==> flow/design.v <==
`timescale 1ns/1ps
module ram_single_port(
    input clk,
    input write_en,
    input reset,
    input [6:0] addr,
    input [7:0] data_in,
    output reg [7:0] data_out    
);
integer i;
reg [7:0] memory [63:0];
reg [7:0] temp;
reg [7:0] op_buff;
always@(posedge clk) 
begin
    if (reset == 1'b1)
    begin
        for (i=0;i<64;i=i+1) 
            memory[i] <= 8'h00;
        temp<=8'h00;
    end
    else
    begin
        if (write_en == 1)
        begin
            temp <= data_in;
            memory[addr[5:0]] <= data_in;
        end
        else
        begin
            temp <= memory[addr[5:0]];
            data_out <= memory[addr[5:0]];
        end
    end  
end
endmodule
=== Step by step through the tools: ram_single_port ===
The steps from the RTL of ram_single_port to its reports follow in flow order.
Lines are those of the file above, counted from 1.
Operators carry their Yosys type and port widths (W data, S select, Z words).
Library cell names are shortened.
The mark n/a stands for no value.

* Design top: ram_single_port
* Clock input: clk
* Cell library: sky130hd
* Corner: tt_025C_1v80

=== Elaborated design ===
Source: Yosys, flattened and elaborated, memories not mapped. Widths are those after wreduce. Registers that Yosys merges into a memory's read port (data or address) are not register bits. Print and check cells do not count. Equal cells are merged and count once.
Yosys's memory passes give these memory sizes; they may raise the number of words (mostly to a power of two), join words into wider ones and drop unused or constant bits.

* Multiplexer cells: 7
* Bitwise logic cells: 2
* Reductions and logical operators: 1

{| class="wikitable"
|+ Operator list
! cell !! count
|-
| $mux W8 || 2
|-
| $mux W6 || 2
|-
| $mux W1 || 3
|-
| $not A1 Y1 || 2
|-
| $reduce_and A2 Y1 || 1
|}

* Register bits: 0
* Memory bits (writable): 512
* Memories: 1
* Bits of input ports: 18
* Output and inout bits: 8
* Elaborated cells: 11

{| class="wikitable"
|+ Memories
! name !! depth !! width !! RTL line !! source
|-
| memory || 64 || 8 || 11 || <nowiki>reg [7:0] memory [63:0];</nowiki>
|}

=== Depth ===
Yosys ltp: most cells in a row. Word level: on the elaborated netlist, between registers, memories and ports. Mapped: between sequential cells and ports; inverters and the memories' decode and read muxes count.

* Word-level depth: 2
* ABC_AREA: 1
* Depth in mapped cells: 14
* Mapped depth without buffers: 11

=== Mapped cells and area ===
The flow's flattened synthesis, as Yosys stat reports it; memories are mapped. The netlist is that of the ABC_AREA named above (0 if unset); the other value can give another one.
Totals and module areas in this step are rounded.

* Standard cells after synthesis: 2814
* Chip area (Yosys): 0.0246 mm²
* Sequential area: 0.0156 mm²
* Mapped flip-flops: 520
* Buffers: 164

{| class="wikitable"
|+ Cell types
! cell !! count !! total area (µm²)
|-
| edfxtp_1 || 520 || 1.56E+04
|-
| nand2_1 || 1466 || 5.5E+03
|-
| nor2_1 || 542 || 2.03E+03
|-
| clkbuf_1 || 109 || 409.142
|-
| nand2_2 || 46 || 287.776
|-
| buf_2 || 31 || 155.149
|-
| nor3_2 || 8 || 80.077
|-
| inv_1 || 20 || 75.072
|-
| nor3_4 || 4 || 65.062
|-
| buf_1 || 17 || 63.811
|-
| buf_4 || 6 || 45.043
|-
| nor4_4 || 2 || 42.541
|-
| inv_2 || 11 || 41.29
|-
| nand3_1 || 8 || 40.038
|-
| o211ai_1 || 5 || 37.536
|-
| or2_2 || 6 || 37.536
|-
| o21ai_0 || 7 || 35.034
|-
| nor4_2 || 1 || 12.512
|}

Other cell types: 4; their cells: 5.

=== Timing after synthesis ===
Source: OpenSTA report_checks on the synthesized netlist (no wires, ideal clock, input and output delay 20% of the period each), path of least setup slack; recovery checks are left aside. Register names are those of the netlist, which keeps one name where synthesis merged equal registers.

* Path type: input to register
* From: input addr[0]
* To: memory memory[12][0]
* Period: 5000 ps
* External input delay: 1000 ps
* Setup time: 329 ps
* Launch time at the first pin: 1000 ps
* Arrival time: 2283 ps
* Data required time: 4671 ps
* Slack: 2388 ps
* Path delay: 1612 ps
* Stages on the path: 5
* Buffers on the path: 2
* Synthesis period reached: 2612 ps

"path delay" is the arrival time less input delay plus setup time.
"stages on the path": output pins that drive a net of the path, with the launching flip-flop's if there is one; two outputs of one cell count as two.
"synthesis period reached" = period - worst setup slack (recovery checks aside). The figure is calculated, with input and output delays left at 20% of the set period.
Between the ends stands the longest chain of elaborated cells between them, by number of cells; it is not shown to be the way that was timed. Of several equally long chains one is given.
A line is the first line of the expression or statement that the cell stems from. Yosys adds cells for indexed reads and writes and turns some case tables into memories.

* Cells stage by stage: buf_2 > buf_2 > nor4_4 > nand2_2 > nand2_1
* Length of the longest elaborated chain: 2
* Elaborated cells on any way between the ends: 2
* RTL lines with such cells: 2
* Those cells by class: mux: 2

{| class="wikitable"
|+ Ends and longest elaborated chain, after synthesis
! item !! RTL line !! source
|-
| start, declared || 6 || <nowiki>input [6:0] addr,</nowiki>
|-
| $mux W6 || 24 || <nowiki>if (write_en == 1)</nowiki>
|-
| $mux W6 || 16 || <nowiki>if (reset == 1'b1)</nowiki>
|-
| end, declared || 11 || <nowiki>reg [7:0] memory [63:0];</nowiki>
|}

=== Worst path after layout ===
From the final timing report of record 1: the path of least setup slack in the routed layout; clock arrival at registers is part of the times.
The report prints the path's times to 10 ps; the period is as set.

* Path type: input to register
* From: input write_en
* To: memory memory[40][1]
* Period: 5000 ps
* External input delay: 1000 ps
* Setup time: 310 ps
* Launch time at the first pin: 1000 ps
* Arrival time: 3600 ps
* Data required time: 5250 ps
* Slack: 1650 ps
* Stages on the path: 5
* Buffers on the path: 1

Between the ends stands the longest chain of elaborated cells between them, by number of cells; it is not shown to be the way that was timed. Of several equally long chains one is given.
The path ends at the enable pin of a flip-flop; only ways to that pin are counted.

* Cells stage by stage: clkdlybuf4s50_1 > nand2_2 > nor3_4 > nand2_1 > nand2_1
* Length of the longest elaborated chain: 2
* Elaborated cells on any way between the ends: 4
* RTL lines with such cells: 2
* Those cells by class: mux: 4

{| class="wikitable"
|+ Ends and longest elaborated chain, post-layout
! item !! RTL line !! source
|-
| start, declared || 4 || <nowiki>input write_en,</nowiki>
|-
| $mux W6 || 24 || <nowiki>if (write_en == 1)</nowiki>
|-
| $mux W6 || 16 || <nowiki>if (reset == 1'b1)</nowiki>
|-
| end, declared || 11 || <nowiki>reg [7:0] memory [63:0];</nowiki>
|}

--- measured runs ---
Top module ram_single_port; platform sky130hd; tools Yosys and OpenROAD; 3 stored runs in no particular order. Input and output delays are each 20% of the period that was set; the output load is 0.01 pF.
By "period achieved" is meant the clock period of the run minus its worst setup slack. This is arithmetic on one report: input and output delays are still those of the set period (20% each).
"critical setup path time" means the part of the period allowed to the worst setup path (the constraints hold back 20% at inputs and 20% at outputs) less its slack; where the path has registers, the arrival times of their clocks count too.
"total design power" rests on the timing tool's default activity at the inputs, not on a simulated workload.
"critical setup path time" is known to 10 ps.
Measured values are rounded.

=== Record 1 ===
{| class="wikitable"
! Setting !! Value
|-
| ABC_AREA || 1
|-
| CAP_MARGIN || 15
|-
| CORE_ASPECT_RATIO || 0.77
|-
| CORE_UTILIZATION || 47
|-
| CTS_CLUSTER_DIAMETER || 208
|-
| CTS_CLUSTER_SIZE || 53
|-
| GPL_ROUTABILITY_DRIVEN || 0
|-
| GPL_TIMING_DRIVEN || 0
|-
| HOLD_SLACK_MARGIN || -0.09
|-
| TNS_END_PERCENT || 15
|-
| period_ns || 5.0
|-
| CORE_MARGIN || 2
|-
| SLEW_MARGIN || 20
|-
! Result !! Value
|-
| Total negative slack || 0 ps
|-
| Standard-cell area after routing || 0.026 mm²
|-
| Utilization in the final report || 0.503
|-
| Total design power || 7.75 mW
|-
| Die outline area || 0.0542 mm²
|-
| Worst setup slack after layout || 1650 ps
|-
| Smallest hold slack || 953 ps
|-
| Period achieved || 3349 ps
|-
| Critical setup path time || 2350 ps
|-
| Critical path kind || input to register
|-
| Area of the synthesized netlist || 0.0246 mm²
|}

=== Record 2 ===
{| class="wikitable"
! Setting !! Value
|-
| ABC_AREA || 0
|-
| CAP_MARGIN || 15
|-
| CORE_ASPECT_RATIO || 0.77
|-
| CORE_UTILIZATION || 47
|-
| CTS_CLUSTER_DIAMETER || 208
|-
| CTS_CLUSTER_SIZE || 53
|-
| GPL_ROUTABILITY_DRIVEN || 0
|-
| GPL_TIMING_DRIVEN || 0
|-
| TNS_END_PERCENT || 85
|-
| period_ns || 5.0
|-
| CORE_MARGIN || 2
|-
| SLEW_MARGIN || 20
|-
! Result !! Value
|-
| Period achieved || 5125 ps
|-
| Standard-cell area after routing || 0.0257 mm²
|-
| Total design power || 7.79 mW
|-
| Smallest hold slack || 876 ps
|-
| Area of the synthesized netlist || 0.0243 mm²
|-
| Total negative slack || -4270 ps
|-
| Utilization in the final report || 0.5
|-
| Worst setup slack after layout || -125 ps
|-
| Critical setup path time || 4120 ps
|-
| Critical path kind || input to register
|-
| Die outline area || 0.0536 mm²
|}

=== Record 3 ===
{| class="wikitable"
! Setting !! Value
|-
| ABC_AREA || 0
|-
| CAP_MARGIN || 25
|-
| CELL_PAD_IN_SITES_GLOBAL_PLACEMENT || 2
|-
| CORE_UTILIZATION || 41
|-
| CTS_CLUSTER_DIAMETER || 119
|-
| MAX_ROUTING_LAYER || met4
|-
| MIN_ROUTING_LAYER || met1
|-
| PLACE_DENSITY_LB_ADDON || 0.21
|-
| SETUP_SLACK_MARGIN || 0.77
|-
| SLEW_MARGIN || 10
|-
| period_ns || 6.47
|-
| CORE_MARGIN || 2
|-
! Result !! Value
|-
| Standard-cell area after routing || 0.0269 mm²
|-
| Worst setup slack after layout || 2350 ps
|-
| Period achieved || 4120 ps
|-
| Utilization in the final report || 0.458
|-
| Total negative slack || 0 ps
|-
| Die outline area || 0.0613 mm²
|-
| Smallest hold slack || 820 ps
|-
| Area of the synthesized netlist || 0.0243 mm²
|-
| Total design power || 7.79 mW
|-
| Critical setup path time || 2830 ps
|-
| Critical path kind || input to register
|}
--- end ---
